==> flow/design.v <==
module add_op(input [31:0] A, input [31:0] B, output [31:0] result);
    assign result = A + B;
endmodule
module sub_op(input [31:0] A, input [31:0] B, output [31:0] result);
    assign result = A - B;
endmodule
module and_op(input [31:0] A, input [31:0] B, output [31:0] result);
    assign result = A & B;
endmodule
module or_op(input [31:0] A, input [31:0] B, output [31:0] result);
    assign result = A | B;
endmodule
module xor_op(input [31:0] A, input [31:0] B, output [31:0] result);
    assign result = A ^ B;
endmodule
module nor_op(input [31:0] A, input [31:0] B, output [31:0] result);
    assign result = ~(A | B);
endmodule
module not_op(input [31:0] A, output [31:0] result);
    assign result = ~A;
endmodule
module sll_op(input [31:0] A, input [31:0] B, output [31:0] result);
    assign result = A << B;
endmodule
module srl_op(input [31:0] A, input [31:0] B, output [31:0] result);
    assign result = A >> B;
endmodule
module sra_op(input [31:0] A, input [31:0] B, output [31:0] result);
    assign result = A >> B;
endmodule
module inc_op(input [31:0] A, output [31:0] result);
    assign result = A + 4;
endmodule
module dec_op(input [31:0] A, output [31:0] result);
    assign result = A - 4;
endmodule
module slt_op(input [31:0] A, input [31:0] B, output [31:0] result);
    assign result = (A < B) ? 32'b1 : 32'b0;
endmodule
module sgt_op(input [31:0] A, input [31:0] B, output [31:0] result);
    assign result = (A > B) ? 32'b1 : 32'b0;
endmodule
module lui_op(input [31:0] B, output [31:0] result);
    assign result = {B[15:0], 16'b0};
endmodule
module alu(
    input [31:0] A,
    input [31:0] B,
    input [3:0] opcode,
    output [31:0] result
);
    wire [31:0] add_result;
    wire [31:0] sub_result;
    wire [31:0] and_result;
    wire [31:0] or_result;
    wire [31:0] xor_result;
    wire [31:0] nor_result;
    wire [31:0] not_result;
    wire [31:0] sll_result;
    wire [31:0] srl_result;
    wire [31:0] sra_result;
    wire [31:0] inc_result;
    wire [31:0] dec_result;
    wire [31:0] slt_result;
    wire [31:0] sgt_result;
    wire [31:0] lui_result;
    add_op add(A, B, add_result);
    sub_op sub(A, B, sub_result);
    and_op and_gate(A, B, and_result);
    or_op or_gate(A, B, or_result);
    xor_op xor_gate(A, B, xor_result);
    nor_op nor_gate(A, B, nor_result);
    not_op not_gate(A, not_result);
    sll_op sll(A, B,sll_result);
    srl_op srl(A, B,srl_result);
    sra_op sra(A, B,sra_result);
    inc_op inc(A,  inc_result);
    dec_op dec(A, dec_result);
    slt_op slt(A, B, slt_result);
    sgt_op sgt(A, B, sgt_result);
    lui_op lui(B, lui_result);
    assign result = (opcode == 4'b0000) ? add_result : 
                    (opcode == 4'b0001) ? sub_result :
                    (opcode == 4'b0010) ? and_result :
                    (opcode == 4'b0011) ? or_result :
                    (opcode == 4'b0100) ? xor_result :
                    (opcode == 4'b0101) ? nor_result :
                    (opcode == 4'b0110) ? not_result :
                    (opcode == 4'b0111) ? sll_result :
                    (opcode == 4'b1000) ? srl_result :
                    (opcode == 4'b1001) ? sra_result :
                    (opcode == 4'b1010) ? inc_result :
                    (opcode == 4'b1011) ? dec_result :
                    (opcode == 4'b1100) ? slt_result :
                    (opcode == 4'b1101) ? sgt_result :
                    (opcode == 4'b1110) ? lui_result : 32'b0;
endmodule
module register_bank(
    input clk,
    input rst,
    input [3:0] read_reg1,
    input [3:0] read_reg2,
    input [3:0] write_reg,
    input [31:0] write_data,
    input write_enable,
    output reg [31:0] data_out1,
    output reg [31:0] data_out2,
    output [15:0] output_display
);
    reg [31:0] registers [15:0];  
    reg [15:0] out_display_reg;
    integer i;
    always @(posedge clk or posedge rst) begin
        if (rst) begin
            for (i = 0; i < 16; i = i + 1)
                registers[i] <= (i == 0 || i == 15) ? 32'd0 : i * 10;
        end else if (write_enable) begin
            registers[write_reg] <= write_data;  
        end
    end
    always @(*) begin
        data_out1 = registers[read_reg1];
        data_out2 = registers[read_reg2];
    end
    always @(posedge clk) begin
        out_display_reg <= registers[write_reg][15:0];  
    end
    assign output_display = out_display_reg;
endmodule
module top_processor(
    input clk,
    input rst,
    input [3:0] rx,      
    input [3:0] ry,      
    input [3:0] rz,      
    input [3:0] op,      
    input write_en,      
    output [31:0] result_out   
);
    wire [31:0] operand1;
    wire [31:0] operand2;
    wire [31:0] alu_result;
    reg [31:0] result_reg;
    always @(posedge clk or posedge rst) begin
        if (rst)
            result_reg <= 32'b0;
        else
            result_reg <= alu_result;
    end
    register_bank reg_bank(
        .clk(clk),
        .rst(rst),
        .read_reg1(ry),
        .read_reg2(rz),
        .write_reg(rx),
        .write_data(alu_result),
        .write_enable(write_en),
        .data_out1(operand1),
        .data_out2(operand2),
        .output_display()
    );
    alu alu_unit(
        .A(operand1),
        .B(operand2),
        .opcode(op),
        .result(alu_result)
    );
    assign result_out = result_reg;
endmodule
# ---- Tool chain data of top_processor
# What the tools print for top_processor, step after step.
# Lines are those of the file above, counted from 1.
# Library cell names are shortened.
# Not given: --
dict set report inputs {
  design {top_processor}
  clock {clk}
  cell_library {sky130hd}
  pvt_corner {tt_025C_1v80}
}

# ---- After elaboration
# Yosys after proc, flatten, opt, wreduce and memory -nomap, before mapping. Print and check cells are not counted. Equal cells are merged and count once.
dict set report bits {
  ff_bits 544
  in_bits 19
  output_inout_bits 32
  wordCells 128
}
dict set report classes {
  add_sub_neg 4
  n_cmp 2
  equal 59
  shifts 2
  mux 19
  logic 5
  reduce_logical 20
}
# op count
set ops {}
lappend ops {{parallel mux 32 bit (select 16 bit)} 2}
lappend ops {{2-to-1 mux 32 bit} 15}
lappend ops {{== test 4 bit (second input constant)} 31}
lappend ops {{NOT 32 bit} 2}
lappend ops {{== test 4 x 3 -> 1 bit (second input constant)} 16}
lappend ops {{AND reduction 2 bit} 16}
lappend ops {{adder 32 x 3 -> 32 bit (second input constant)} 1}
lappend ops {{subtractor 32 x 3 -> 32 bit (second input constant)} 1}
lappend ops {{adder 32 bit} 1}
lappend ops {{subtractor 32 bit} 1}
lappend ops {{> comparator 32 bit} 1}
lappend ops {{< comparator 32 bit} 1}
lappend ops {{AND 32 bit} 1}
lappend ops {{bitwise OR 32 bit} 1}
lappend ops {{XOR 32 bit} 1}
lappend ops {{left shift 32 x 32 -> 32 bit} 1}
lappend ops {{right shift 32 x 32 -> 32 bit} 1}
lappend ops {{== test 4 x 2 -> 1 bit (second input constant)} 8}
lappend ops {{== test 4 x 1 -> 1 bit (second input constant)} 4}
lappend ops {{zero test 4 bit} 4}
lappend ops {{2-to-1 mux 1 bit} 2}

# ---- Logic depth
# Longest topological path by Yosys (ltp), each cell counted once; first at word level (registers and memories cut), then after technology mapping (sequential cells cut; the memories' decode and read muxes count).
dict set report logic_depth {
  ltp_word 18
  ABC_AREA 0
  depth_mapped 29
  ltp_nobuf 19
}

# ---- Netlist
# Source: synth_stat.txt of the flow (Yosys; design flattened, memories mapped). It holds for the ABC_AREA given above (unset counts as 0); a run with the other value may have another netlist.
dict set report synth_totals {
  stdcells 4842
  area_um2 41786.3
  seq_area_um2 13666.9
  ff_cells 544
  buffers 458
}
# cell_type count area_total_um2
set types {}
lappend types {dfrtp_1 501 1.25E+04}
lappend types {mux2_2 293 3.3E+03}
lappend types {mux2i_1 169 1.69E+03}
lappend types {o21ai_0 338 1.69E+03}
lappend types {nand2_1 448 1.68E+03}
lappend types {a21oi_1 314 1.57E+03}
lappend types {nor2_1 391 1.47E+03}
lappend types {dfstp_2 43 1.13E+03}
lappend types {ha_1 90 1126.08}
lappend types {a22oi_1 115 863.328}
lappend types {clkbuf_1 211 792.01}
lappend types {nand3_1 126 630.605}
lappend types {nand3b_1 77 578.054}
lappend types {a31oi_1 89 556.784}
lappend types {nor3_1 104 520.499}
lappend types {buf_2 102 510.49}
lappend types {buf_4 66 495.475}
lappend types {a22o_1 55 481.712}
# Other cell types: 101; their cells: 1310.
# The figures by module come from a second, unflattened synthesis with its own total; it is not the netlist above.
dict set report unflattened {
  cells_unflattened 5315
  area_unflattened_um2 49492.5
}
# Rows give one instance, submodules left out.
# mod n_inst n_cells area_um2 mod_seq_area_um2
set modules {}
lappend modules {register_bank 1 2722 29772.3 13186.4}
lappend modules {alu 1 715 4840.9 0.0}
lappend modules {sll_op 1 239 2079.5 0.0}
lappend modules {sra_op 1 224 1964.4 0.0}
lappend modules {srl_op 1 224 1964.4 0.0}
lappend modules {sub_op 1 264 1848.0 0.0}
lappend modules {add_op 1 250 1794.2 0.0}
lappend modules {sgt_op 1 144 1042.2 0.0}
lappend modules {slt_op 1 140 1013.5 0.0}
lappend modules {top_processor 1 33 804.5 800.8}
lappend modules {dec_op 1 84 623.1 0.0}
lappend modules {inc_op 1 83 580.6 0.0}
lappend modules {xor_op 1 32 280.3 0.0}
lappend modules {lui_op 1 33 244.0 0.0}
# Further modules, not shown: 4.

# ---- Timing after synthesis
# Path of least setup slack by OpenSTA after synthesis, without wires, with an ideal clock, recovery checks aside; 20% of the period is set as input and as output delay. Where synthesis merged equal registers, the netlist keeps one of their names.
dict set report synth_path {
  path_type {input to register}
  from {input ry[0]}
  to {register reg_bank.registers[0][0]}
  period_ns 8.0
  in_delay_ns 1.600
  setup_time_ns 0.133
  t_first_pin_ns 1.600
  arrival_time_ns 6.907
  t_required_ns 7.867
  setup_slack_ns 0.960
  delay_ns 5.440
  driving_pins 24
  n_path_buf 7
  synth_period_reached_ns 7.04
}
# "delay_ns" is the arrival time less input delay plus setup time.
# "driving_pins": output pins that drive a net of the path, with the launching flip-flop's if there is one; two outputs of one cell count as two.
# "synth_period_reached_ns" = period - worst setup slack (recovery checks aside). The figure is calculated, with input and output delays left at 20% of the set period.
# The rows between start and end are the longest chain of elaborated cells between them; the timing report does not say that the signal goes this way. Where chains are equally long, one stands for them.
# A line is the first line of the expression or statement that the cell stems from. Yosys adds cells for indexed reads and writes and turns some case tables into memories.
dict set report synth_via {
  path_cell_list {buf_6 -> buf_6 -> buf_6 -> nor2b_1 -> buf_2 -> a22oi_1 -> o211ai_1 -> or4_1 -> and2_1 -> clkbuf_1 -> ha_1 -> clkbuf_1 -> or3_1 -> or4_1 -> or3_1 -> nor4_1 -> o21ai_1 -> a31oi_1 -> nor2_2 -> o21ai_1 -> mux2_2 -> a311oi_2 -> buf_2 -> a21oi_1}
  elab_chain_len 18
  cells_between 46
  cone_classes {4 x add/sub; 2 x compare; 15 x eq/ne; 2 x shift; 17 x mux; 5 x logic; 1 x reduce/logical}
}
# element line
set synth_rtl {}
lappend synth_rtl {{start, declared} 134} ;# input [3:0] ry,
lappend synth_rtl {{== test 4 bit} 122} ;# data_out1 = registers[read_reg1];
lappend synth_rtl {{parallel mux 32 bit (select 16 bit)} 122}
lappend synth_rtl {{> comparator 32 bit} 41} ;# assign result = (A > B) ? 32'b1 : 32'b0;
lappend synth_rtl {{2-to-1 mux 1 bit} 41}
lappend synth_rtl {{2-to-1 mux 32 bit} 95} ;# (opcode == 4'b1101) ? sgt_result :
lappend synth_rtl {{2-to-1 mux 32 bit} 94} ;# (opcode == 4'b1100) ? slt_result :
lappend synth_rtl {{2-to-1 mux 32 bit} 93} ;# (opcode == 4'b1011) ? dec_result :
lappend synth_rtl {{[... 4 more ...]} --}
lappend synth_rtl {{2-to-1 mux 32 bit} 88} ;# (opcode == 4'b0110) ? not_result :
lappend synth_rtl {{2-to-1 mux 32 bit} 87} ;# (opcode == 4'b0101) ? nor_result :
lappend synth_rtl {{2-to-1 mux 32 bit} 86} ;# (opcode == 4'b0100) ? xor_result :
lappend synth_rtl {{2-to-1 mux 32 bit} 85} ;# (opcode == 4'b0011) ? or_result :
lappend synth_rtl {{2-to-1 mux 32 bit} 84} ;# (opcode == 4'b0010) ? and_result :
lappend synth_rtl {{2-to-1 mux 32 bit} 83} ;# (opcode == 4'b0001) ? sub_result :
lappend synth_rtl {{2-to-1 mux 32 bit} 82} ;# assign result = (opcode == 4'b0000) ? add_result :
lappend synth_rtl {{end, assigned} 116} ;# registers[i] <= (i == 0 || i == 15) ? 32'd0 : i * 10;
lappend synth_rtl {{end, assigned} 118} ;# registers[write_reg] <= write_data;
lappend synth_rtl {{end, declared} 110} ;# reg [31:0] registers [15:0];

# ---- Path in the finished layout
# Path of least setup slack in the final report of run 1 (OpenROAD, finished layout, wires in). Where an end is a register, its clock arrival counts in the times.
dict set report layout_path {
  path_type {input to register}
  from {input rz[0]}
  to {register reg_bank.registers[2][14]}
  period_ns 7.97
  in_delay_ns 1.59
  setup_time_ns 0.16
  t_first_pin_ns 1.59
  arrival_time_ns 6.93
  t_required_ns 8.47
  setup_slack_ns 1.54
  driving_pins 17
  n_path_buf 5
}
# The rows between start and end are the longest chain of elaborated cells between them; the timing report does not say that the signal goes this way. Where chains are equally long, one stands for them.
dict set report layout_via {
  path_cell_list {buf_12 -> buf_12 -> nor2_4 -> buf_4 -> o221a_2 -> a2111o_1 -> o22a_2 -> buf_6 -> mux2i_2 -> a21o_1 -> o21ai_1 -> o211ai_1 -> a31oi_1 -> a2111o_1 -> a221oi_2 -> buf_4 -> o21ai_0}
  elab_chain_len 13
  cells_between 35
  cone_classes {2 x add/sub; 15 x eq/ne; 2 x shift; 11 x mux; 4 x logic; 1 x reduce/logical}
}
# element line
set layout_rtl {}
lappend layout_rtl {{start, declared} 135} ;# input [3:0] rz,
lappend layout_rtl {{== test 4 bit} 123} ;# data_out2 = registers[read_reg2];
lappend layout_rtl {{parallel mux 32 bit (select 16 bit)} 123}
lappend layout_rtl {{right shift 32 x 32 -> 32 bit} 29} ;# assign result = A >> B;
lappend layout_rtl {{2-to-1 mux 32 bit} 91} ;# (opcode == 4'b1001) ? sra_result :
lappend layout_rtl {{2-to-1 mux 32 bit} 90} ;# (opcode == 4'b1000) ? srl_result :
lappend layout_rtl {{2-to-1 mux 32 bit} 89} ;# (opcode == 4'b0111) ? sll_result :
lappend layout_rtl {{2-to-1 mux 32 bit} 88} ;# (opcode == 4'b0110) ? not_result :
lappend layout_rtl {{2-to-1 mux 32 bit} 87} ;# (opcode == 4'b0101) ? nor_result :
lappend layout_rtl {{2-to-1 mux 32 bit} 86} ;# (opcode == 4'b0100) ? xor_result :
lappend layout_rtl {{2-to-1 mux 32 bit} 85} ;# (opcode == 4'b0011) ? or_result :
lappend layout_rtl {{2-to-1 mux 32 bit} 84} ;# (opcode == 4'b0010) ? and_result :
lappend layout_rtl {{2-to-1 mux 32 bit} 83} ;# (opcode == 4'b0001) ? sub_result :
lappend layout_rtl {{2-to-1 mux 32 bit} 82} ;# assign result = (opcode == 4'b0000) ? add_result :
lappend layout_rtl {{end, assigned} 116} ;# registers[i] <= (i == 0 || i == 15) ? 32'd0 : i * 10;
lappend layout_rtl {{end, assigned} 118} ;# registers[write_reg] <= write_data;
lappend layout_rtl {{end, declared} 110} ;# reg [31:0] registers [15:0];

Ticket comment

Module top_processor, platform sky130hd: 2 stored runs of the flow (Yosys, OpenROAD) with differing settings, in no particular order. Input and output delays are each 20% of the period that was set; the output load is 0.01 pF.
By "achievedPeriod_ns" is meant the clock period of the run minus its worst setup slack. This is arithmetic on one report: input and output delays are still those of the set period (20% each).
"critical_path_time_ns" is the time allowed to the run's worst setup path (the clock period less input and output delay, where it has them) less its slack. Clock arrival times count: a late capture clock shortens it, a late launch clock lengthens it.
"fin_power_uw" is the tool's figure for a default switching activity; nothing was simulated.

[flow] run 1: files
==> flow/run.sh <==
#!/bin/bash
# the make line also repeats the synthesis and layout settings of config.mk as NAME=value (left out here)
make -C /OpenROAD-flow-scripts/flow DESIGN_CONFIG=/design/flow/config.mk WORK_HOME=/design/flow/orfs CLKGATE_MAP_FILE= finish
==> flow/config.mk <==
export PLATFORM = sky130hd
export DESIGN_NAME = top_processor
export DESIGN_NICKNAME = top_processor
export VERILOG_FILES = /design/flow/design.v
export SDC_FILE = /design/flow/constraint.sdc
export NUM_CORES = 4
export LEC_CHECK = 0
export CAP_MARGIN = 20
export CORE_MARGIN = 2
export CORE_UTILIZATION = 40
export SETUP_SLACK_MARGIN = 1.6
export SLEW_MARGIN = 20
==> flow/constraint.sdc <==
create_clock -name core_clock -period 7.97 [get_ports {clk}]
set_input_delay 1.5940 -clock core_clock [delete_from_list [all_inputs] [get_ports {clk}]]
set_output_delay 1.5940 -clock core_clock [all_outputs]
set_load 0.01 [all_outputs]

[flow] run 1: metrics
[metrics] yosys.chip_area_um2 = 41786.3
[metrics] total_die_area_um2 = 107066.0
[metrics] finish.stdcell_area_um2 = 48272.5
[metrics] fin_util_frac = 0.466
[metrics] worstSetupSlack_ns = 1.538
[metrics] total_negative_slack_ns = 0.000
[metrics] worst_hold_slack_ns = 0.485
[metrics] fin_power_uw = 17153
[metrics] achievedPeriod_ns = 6.432
[metrics] critical_path_time_ns = 4.84
[metrics] path_kind = input to register

[flow] run 2: files
==> flow/run.sh <==
#!/bin/bash
# the make line also repeats the synthesis and layout settings of config.mk as NAME=value (left out here)
make -C /OpenROAD-flow-scripts/flow DESIGN_CONFIG=/design/flow/config.mk WORK_HOME=/design/flow/orfs CLKGATE_MAP_FILE= finish
==> flow/config.mk <==
export PLATFORM = sky130hd
export DESIGN_NAME = top_processor
export DESIGN_NICKNAME = top_processor
export VERILOG_FILES = /design/flow/design.v
export SDC_FILE = /design/flow/constraint.sdc
export NUM_CORES = 4
export LEC_CHECK = 0
export CAP_MARGIN = 20
export CELL_PAD_IN_SITES_GLOBAL_PLACEMENT = 3
export CORE_ASPECT_RATIO = 1.69
export CORE_MARGIN = 2
export CORE_UTILIZATION = 54
export PLACE_DENSITY_LB_ADDON = 0.27
export SLEW_MARGIN = 20
==> flow/constraint.sdc <==
create_clock -name core_clock -period 13.7 [get_ports {clk}]
set_input_delay 2.7400 -clock core_clock [delete_from_list [all_inputs] [get_ports {clk}]]
set_output_delay 2.7400 -clock core_clock [all_outputs]
set_load 0.01 [all_outputs]

[flow] run 2: not finished: placement ended with error FLW-0024
